==> flow/design.v <==
module ALU (
  input  logic [31:0] A, B,
  input  logic [3:0] ALUOp,
  output logic [31:0] Result,
  output logic Zero, Carry, Overflow, Negative
);
  logic [32:0] tmp;
  always_comb begin
    tmp = 33'd0;
    Carry = 0;
    Overflow = 0;
    case (ALUOp)
      4'b0000: begin  
        tmp = A + B;
        Result = tmp[31:0];
        Carry = tmp[32];
        Overflow = (~A[31] & ~B[31] & Result[31]) | (A[31] & B[31] & ~Result[31]);
      end
      4'b0001: begin  
        tmp = A - B;
        Result = tmp[31:0];
        Carry = tmp[32];
        Overflow = (A[31] & ~B[31] & ~Result[31]) | (~A[31] & B[31] & Result[31]);
      end
      4'b0010: Result = A & B;
      4'b0011: Result = A | B;
      4'b0100: Result = A ^ B;
      4'b0101: Result = ~A;
      4'b0110: Result = ~B;
      4'b0111: Result = A << B[4:0];
      4'b1000: Result = A >> B[4:0];
      4'b1001: Result = $signed(A) >>> B[4:0];
      default: Result = 32'd0;
    endcase
    Zero = (Result == 0);
    Negative = Result[31];
  end
endmodule
module ALUControl(
  input  logic [6:0] funct7,
  input  logic [2:0] funct3,
  input  logic [6:0] opcode,
  output logic [3:0] ALUOp
);
  always_comb begin
    case (opcode)
      7'b0110011: begin  
        case ({funct7, funct3})
          10'b0000000_000: ALUOp = 4'b0000;  
          10'b0100000_000: ALUOp = 4'b0001;  
          10'b0000000_111: ALUOp = 4'b0010;  
          10'b0000000_110: ALUOp = 4'b0011;  
          10'b0000000_100: ALUOp = 4'b0100;  
          10'b0000000_001: ALUOp = 4'b0111;  
          10'b0000000_101: ALUOp = 4'b1000;  
          10'b0100000_101: ALUOp = 4'b1001;  
          default: ALUOp = 4'b1111;
        endcase
      end
      default: ALUOp = 4'b1111;
    endcase
  end
endmodule
module InstructionDecoder(
  input  logic [31:0] instruction,
  output logic [6:0]  opcode,
  output logic [4:0]  rd,
  output logic [2:0]  funct3,
  output logic [4:0]  rs1,
  output logic [4:0]  rs2,
  output logic [6:0]  funct7
);
  assign opcode = instruction[6:0];
  assign rd     = instruction[11:7];
  assign funct3 = instruction[14:12];
  assign rs1    = instruction[19:15];
  assign rs2    = instruction[24:20];
  assign funct7 = instruction[31:25];
endmodule
module ALU_Pipeline(
  input  logic clk, rst,
  input  logic [31:0] A_in, B_in,
  input  logic [31:0] instr_in,
  output logic [31:0] Result_out,
  output logic Zero_out, Carry_out, Overflow_out, Negative_out
);
  logic [31:0] A_reg, B_reg;
  logic [3:0]  ALUOp;
  logic [31:0] instr_reg;
  logic [6:0] opcode, funct7;
  logic [4:0] rd, rs1, rs2;
  logic [2:0] funct3;
  logic [31:0] Result_comb;
  logic Zero_comb, Carry_comb, Overflow_comb, Negative_comb;
  always_ff @(posedge clk or posedge rst) begin
    if (rst) begin
      A_reg <= 0;
      B_reg <= 0;
      instr_reg <= 0;
    end else begin
      A_reg <= A_in;
      B_reg <= B_in;
      instr_reg <= instr_in;
    end
  end
  InstructionDecoder decoder (
    .instruction(instr_reg),
    .opcode(opcode),
    .rd(rd),
    .funct3(funct3),
    .rs1(rs1),
    .rs2(rs2),
    .funct7(funct7)
  );
  ALUControl control (
    .opcode(opcode),
    .funct3(funct3),
    .funct7(funct7),
    .ALUOp(ALUOp)
  );
  ALU alu_inst (
    .A(A_reg),
    .B(B_reg),
    .ALUOp(ALUOp),
    .Result(Result_comb),
    .Zero(Zero_comb),
    .Carry(Carry_comb),
    .Overflow(Overflow_comb),
    .Negative(Negative_comb)
  );
  always_ff @(posedge clk or posedge rst) begin
    if (rst) begin
      Result_out <= 0;
      Zero_out <= 0;
      Carry_out <= 0;
      Overflow_out <= 0;
      Negative_out <= 0;
    end else begin
      Result_out <= Result_comb;
      Zero_out <= Zero_comb;
      Carry_out <= Carry_comb;
      Overflow_out <= Overflow_comb;
      Negative_out <= Negative_comb;
    end
  end
endmodule
# --- Tool chain data of ALU_Pipeline ---
# Tool output for the design above before and after an edit, in the order of the flow.
# Lines under "orig" count in the file above, lines under "edited" in the edited file.
# "delta" is "edited" less "orig", of the values as shown; "change_rel_pct" is that difference over "orig", in percent.
# Operators carry their Yosys type and port widths (W data, S select, Z words).
# Cell names lack the library's common part.
design:
  top_module: "ALU_Pipeline"
  clk_port: "clk"
  library: "sky130hd"
  pvt_corner: "tt_025C_1v80"

# --- Edit of the RTL ---
# Unified diff, file above to edited file.
# A script made this edit; it was not meant as an optimisation.
# begin of diff
@@ -26,5 +26,4 @@
       4'b0011: Result = A | B;
       4'b0100: Result = A ^ B;
-      4'b0101: Result = ~A;
       4'b0110: Result = ~B;
       4'b0111: Result = A << B[4:0];
# end of diff

# --- Word-level counts ---
# Source: Yosys, flattened and elaborated, memories not mapped. Widths are those after wreduce; folded enables and synchronous resets count as part of the registers. Registers that Yosys merges into a memory's read port (data or address) are not register bits. Print and check cells do not count. Equal cells are merged and count once.
word_totals:
  columns: ["element", "orig", "edited", "delta", "change_rel_pct"]
  rows:
  - ["ff_bits", 132, 132, 0, 0.00]
  - ["input_bits", 98, 98, 0, 0.00]
  - ["output_inout_bits", 36, 36, 0, 0.00]
op_classes:
  columns: ["element", "orig", "edited", "delta", "change_rel_pct"]
  rows:
  - ["addsub", 2, 2, 0, 0.00]
  - ["equal", 17, 16, -1, -5.88]
  - ["shift", 3, 3, 0, 0.00]
  - ["n_mux", 5, 5, 0, 0.00]
  - ["n_logic", 19, 18, -1, -5.26]
  - ["reduce_and_logical", 3, 3, 0, 0.00]
ops:
  columns: ["op", "orig", "edited", "delta", "change_rel_pct"]
  rows:
  - ["$eq A4 B3 Y1 const B", 4, 3, -1, -25.00]
  - ["$not A32 Y32", 2, 1, -1, -50.00]
  - ["$pmux W32 S10", 1, 0, -1, -100.00]
  - ["$pmux W32 S9", 0, 1, 1, null]
# Unchanged operator kinds not shown: 24.

# --- Depth ---
# Yosys ltp: most cells in a row. Word level: on the elaborated netlist, between registers, memories and ports. Mapped: between sequential cells and ports; inverters and the memories' decode and read muxes count.
logic_depth:
  columns: ["element", "orig", "edited", "delta", "change_rel_pct"]
  rows:
  - ["ltp_word", 6, 6, 0, 0.00]
  - ["ABC_AREA", "0", "0", null, null]
  - ["ltp_mapped", 20, 17, -3, -15.00]
  - ["depth_no_buf", 15, 15, 0, 0.00]

# --- After synthesis ---
# Source: synth_stat.txt of the flow (Yosys; design flattened, memories mapped). It holds for the ABC_AREA given above (unset counts as 0); a run with the other value may have another netlist.
synth_totals:
  columns: ["element", "orig", "edited", "delta", "change_rel_pct"]
  rows:
  - ["cells", 1627, 1543, -84, -5.16]
  - ["yosys_area_um2", 13459.2, 12655.9, -803.3, -5.97]
  - ["sequential_area_um2", 2902.8, 2902.8, 0.0, 0.00]
  - ["flip_flops", 116, 116, 0, 0.00]
  - ["buf_cells", 136, 110, -26, -19.12]
by_type:
  columns: ["type", "orig", "edited", "delta", "change_rel_pct"]
  rows:
  - ["nand2_1", 158, 134, -24, -15.19]
  - ["clkbuf_1", 82, 62, -20, -24.39]
  - ["o211ai_1", 18, 37, 19, 105.56]
  - ["a211oi_1", 9, 28, 19, 211.11]
  - ["nor2_1", 141, 157, 16, 11.35]
  - ["nand3_1", 37, 21, -16, -43.24]
  - ["o21ai_0", 90, 78, -12, -13.33]
  - ["mux4_2", 48, 36, -12, -25.00]
  - ["a21oi_1", 125, 115, -10, -8.00]
  - ["nor3_1", 41, 31, -10, -24.39]
  - ["mux2_2", 34, 24, -10, -29.41]
  - ["o22ai_1", 22, 31, 9, 40.91]
  - ["a22oi_1", 21, 12, -9, -42.86]
  - ["a221oi_1", 14, 23, 9, 64.29]
  - ["and2_1", 14, 5, -9, -64.29]
  - ["a31oi_1", 19, 12, -7, -36.84]
  - ["a221o_1", 17, 10, -7, -41.18]
  - ["or4_1", 12, 5, -7, -58.33]
# Unchanged cell types not shown: 16.
# The list need not be complete.
# The figures by module come from a second, unflattened synthesis with its own total; it is not the netlist above.
unflattened:
  columns: ["element", "orig", "edited", "delta", "change_rel_pct"]
  rows:
  - ["cells_unflattened", 1586, 1696, 110, 6.94]
  - ["hier_area_um2", 13416.6, 14297.5, 880.9, 6.57]
# Each row is one instance without its submodules.
modules_orig:
  columns: ["mod", "instances", "cells", "mod_area_um2", "mod_seq_area_um2"]
  rows:
  - ["ALU", 1, 1401, 9743.1, 0.0]
  - ["ALU_Pipeline", 1, 133, 3306.9, 3303.2]
  - ["InstructionDecoder", 1, 32, 240.2, 0.0]
  - ["ALUControl", 1, 20, 126.4, 0.0]
modules_edited:
  columns: ["mod", "instances", "cells", "mod_area_um2", "mod_seq_area_um2"]
  rows:
  - ["ALU", 1, 1511, 10623.9, 0.0]
  - ["ALU_Pipeline", 1, 133, 3306.9, 3303.2]
  - ["InstructionDecoder", 1, 32, 240.2, 0.0]
  - ["ALUControl", 1, 20, 126.4, 0.0]

# --- Path before layout ---
# Source: OpenSTA report_checks on the synthesized netlist (no wires, ideal clock, input and output delay 20% of the period each), path of least setup slack; recovery checks are left aside. Register names are those of the netlist, which keeps one name where synthesis merged equal registers.
synth_path:
  columns: ["element", "orig", "edited", "delta", "change_rel_pct"]
  rows:
  - ["path_type", "reg2reg", "reg2reg", null, null]
  - ["startpoint", "register B_reg[3]", "register B_reg[1]", null, null]
  - ["endpoint", "register Zero_out", "register Zero_out", null, null]
  - ["tclk_ns", 7.0, 7.0, 0.0, 0.00]
  - ["launch_ns", 0.000, 0.000, 0.000, null]
  - ["arrival_time_ns", 5.278, 4.172, -1.106, -20.95]
  - ["setup_slack_ns", 1.627, 2.733, 1.106, null]
  - ["path_delay_ns", 5.374, 4.267, -1.107, -20.60]
  - ["path_stages", 18, 18, 0, 0.00]
  - ["n_path_buf", 5, 4, -1, -20.00]
  - ["synth_period_reached_ns", 5.373, 4.267, -1.106, -20.58]
# "path_delay_ns" is the arrival time less input delay plus setup time.
# "path_stages" counts driving pins, that of a launching flip-flop among them; a cell with two outputs on the path counts twice.
# "synth_period_reached_ns" is the clock period less the worst setup slack; recovery checks do not enter. This is arithmetic on one report: input and output delays are still those of the set period (20% each).
# Between the ends stands the longest chain of elaborated cells between them, by number of cells; it is not shown to be the way that was timed. Of several equally long chains one is given.
# Each line given opens the expression or statement behind the cell; cells for indexed reads and writes are added by Yosys, which also makes memories of some case tables.
synth_via_orig:
  cell_sequence: "dfrtp_1 > buf_2 > inv_1 > buf_1 > buf_1 > buf_1 > ha_1 > clkbuf_1 > o41ai_2 > a21boi_0 > o311ai_0 > xor2_1 > o221ai_1 > or4_1 > or4_1 > or4_1 > or4_1 > nor4_2"
  elab_chain_len: 3
  cone_cells: 11
  cone_lines: 11
synth_lines_orig:
  columns: ["element", "line_no", "text"]
  rows:
  - ["start: declaration", 87, "logic [31:0] A_reg, B_reg;"]
  - ["start: assignment", 98, "B_reg <= 0;"]
  - ["start: assignment", 102, "B_reg <= B_in;"]
  - ["$sub A32 B32 Y33", 20, "tmp = A - B;"]
  - ["$pmux W32 S10", 12, "case (ALUOp)"]
  - ["$logic_not A32 Y1", 35, "Zero = (Result == 0);"]
  - ["end: assignment", 134, "Zero_out <= 0;"]
  - ["end: assignment", 140, "Zero_out <= Zero_comb;"]
  - ["end: declaration", 85, "output logic Zero_out, Carry_out, Overflow_out, Negative_out"]
# Nets of the timed path that keep an RTL name, with a line that drives or declares them; the list need not be complete.
synth_named_nets_orig:
  columns: ["signal", "line_no"]
  rows:
  - ["Result_comb[11]", 12]
synth_via_edited:
  cell_sequence: "dfrtp_1 > buf_2 > inv_1 > buf_2 > buf_1 > buf_1 > fa_1 > nor2b_1 > o2111ai_2 > a21oi_1 > o211ai_1 > nand3_1 > a311o_1 > a21o_1 > mux2i_1 > o221ai_1 > or4_1 > nor4b_2"
  elab_chain_len: 3
  cone_cells: 11
  cone_lines: 11
synth_lines_edited:
  columns: ["element", "line_no", "text"]
  rows:
  - ["start: declaration", 86, "logic [31:0] A_reg, B_reg;"]
  - ["start: assignment", 97, "B_reg <= 0;"]
  - ["start: assignment", 101, "B_reg <= B_in;"]
  - ["$sub A32 B32 Y33", 20, "tmp = A - B;"]
  - ["$pmux W32 S9", 12, "case (ALUOp)"]
  - ["$logic_not A32 Y1", 34, "Zero = (Result == 0);"]
  - ["end: assignment", 133, "Zero_out <= 0;"]
  - ["end: assignment", 139, "Zero_out <= Zero_comb;"]
  - ["end: declaration", 84, "output logic Zero_out, Carry_out, Overflow_out, Negative_out"]
synth_named_nets_edited:
  columns: ["signal", "line_no"]
  rows:
  - ["Result_comb[28]", 12]

# --- Timing after layout ---
# Path of least setup slack in the final report of each run of pair A (OpenROAD, finished layout, wires in). Where an end is a register, its clock arrival counts in the times.
layout_path:
  columns: ["element", "orig", "edited", "delta", "change_rel_pct"]
  rows:
  - ["path_type", "reg2reg", "reg2reg", null, null]
  - ["startpoint", "register B_reg[0]", "register B_reg[0]", null, null]
  - ["endpoint", "register Zero_out", "register Zero_out", null, null]
  - ["tclk_ns", 7.0, 7.0, 0.0, 0.00]
  - ["launch_ns", 0.46, 0.45, -0.01, -2.17]
  - ["arrival_time_ns", 6.21, 5.42, -0.79, -12.72]
  - ["setup_slack_ns", 1.15, 1.93, 0.78, null]
  - ["path_stages", 15, 11, -4, -26.67]
  - ["n_path_buf", 0, 1, 1, null]
# Between the ends stands the longest chain of elaborated cells between them, by number of cells; it is not shown to be the way that was timed. Of several equally long chains one is given.
layout_via_orig:
  cell_sequence: "dfrtp_2 > inv_1 > ha_1 > nand2_1 > o21ai_0 > a222oi_1 > o2111ai_1 > a2111oi_0 > o21ai_0 > nor4_1 > nand4bb_1 > or4_1 > or4_1 > or4_1 > nor4_2"
  elab_chain_len: 3
  cone_cells: 11
  cone_lines: 11
layout_lines_orig:
  columns: ["element", "line_no", "text"]
  rows:
  - ["start: declaration", 87, "logic [31:0] A_reg, B_reg;"]
  - ["start: assignment", 98, "B_reg <= 0;"]
  - ["start: assignment", 102, "B_reg <= B_in;"]
  - ["$sub A32 B32 Y33", 20, "tmp = A - B;"]
  - ["$pmux W32 S10", 12, "case (ALUOp)"]
  - ["$logic_not A32 Y1", 35, "Zero = (Result == 0);"]
  - ["end: assignment", 134, "Zero_out <= 0;"]
  - ["end: assignment", 140, "Zero_out <= Zero_comb;"]
  - ["end: declaration", 85, "output logic Zero_out, Carry_out, Overflow_out, Negative_out"]
# Nets of the timed path that keep an RTL name, with a line that drives or declares them; the list need not be complete.
layout_named_nets_orig:
  columns: ["signal", "line_no"]
  rows:
  - ["Result_comb[6]", 12]
layout_via_edited:
  cell_sequence: "dfrtp_4 > buf_4 > mux2_2 > mux2_2 > mux4_2 > a211oi_1 > o211ai_1 > nor4_1 > o2111a_1 > nand4_1 > nor4b_2"
  elab_chain_len: 3
  cone_cells: 11
  cone_lines: 11
layout_lines_edited:
  columns: ["element", "line_no", "text"]
  rows:
  - ["start: declaration", 86, "logic [31:0] A_reg, B_reg;"]
  - ["start: assignment", 97, "B_reg <= 0;"]
  - ["start: assignment", 101, "B_reg <= B_in;"]
  - ["$sub A32 B32 Y33", 20, "tmp = A - B;"]
  - ["$pmux W32 S9", 12, "case (ALUOp)"]
  - ["$logic_not A32 Y1", 34, "Zero = (Result == 0);"]
  - ["end: assignment", 133, "Zero_out <= 0;"]
  - ["end: assignment", 139, "Zero_out <= Zero_comb;"]
  - ["end: declaration", 84, "output logic Zero_out, Carry_out, Overflow_out, Negative_out"]
layout_named_nets_edited:
  columns: ["signal", "line_no"]
  rows:
  - ["Result_comb[12]", 12]

# --- Flow runs ---
# Runs of the flow (Yosys, OpenROAD) on both versions; the two runs of a pair have the same settings. The constraints put input and output delay at 20% of the set period each and load the outputs with 0.01 pF.
flow_settings_pair_A:
  CORE_UTILIZATION: 40
  period_ns: 7.0
  CAP_MARGIN: 20
  CORE_MARGIN: 2
  SLEW_MARGIN: 20
measured_pair_A:
  columns: ["element", "orig", "edited", "delta", "change_rel_pct"]
  rows:
  - ["synthesis_area_um2", 13459.2, 12655.9, -803.3, -5.97]
  - ["design_die_area_um2", 35131.9, 33078.5, -2053.4, -5.84]
  - ["layout_stdcell_area_um2", 15503.6, 14646.5, -857.1, -5.53]
  - ["final_util_frac", 0.465, 0.467, 0.002, null]
  - ["worstSetupSlack_ns", 1.154, 1.932, 0.778, null]
  - ["timing.setup.tns_ns", 0.000, 0.000, 0.000, null]
  - ["hold_worst_slack_ns", 0.777, 0.782, 0.005, null]
  - ["fin_power_uw", 2681, 2359, -322, -12.01]
  - ["timing.achieved_period_ns", 5.846, 5.068, -0.778, -13.31]
flow_settings_pair_B:
  CAP_MARGIN: 25
  CELL_PAD_IN_SITES_GLOBAL_PLACEMENT: 0
  CORE_UTILIZATION: 34
  CTS_CLUSTER_DIAMETER: 287
  PLACE_DENSITY_LB_ADDON: 0.14
  SETUP_SLACK_MARGIN: 0.96
  TNS_END_PERCENT: 40
  period_ns: 7.02
  CORE_MARGIN: 2
  SLEW_MARGIN: 20
measured_pair_B:
  columns: ["element", "orig", "edited", "delta", "change_rel_pct"]
  rows:
  - ["synthesis_area_um2", 13459.2, 12655.9, -803.3, -5.97]
  - ["design_die_area_um2", 41192.8, 38783.4, -2409.4, -5.85]
  - ["layout_stdcell_area_um2", 15494.9, 14751.6, -743.3, -4.80]
  - ["final_util_frac", 0.399, 0.403, 0.004, null]
  - ["worstSetupSlack_ns", 1.185, 1.921, 0.736, null]
  - ["timing.setup.tns_ns", 0.000, 0.000, 0.000, null]
  - ["hold_worst_slack_ns", 0.761, 0.736, -0.025, null]
  - ["fin_power_uw", 2516, 2469, -47, -1.87]
  - ["timing.achieved_period_ns", 5.835, 5.099, -0.736, -12.61]
# "timing.achieved_period_ns" = clock period - worst setup slack. The figure is calculated, with input and output delays left at 20% of the set period.
# "fin_power_uw": no workload was simulated; the value follows from the tool's default switching activity.
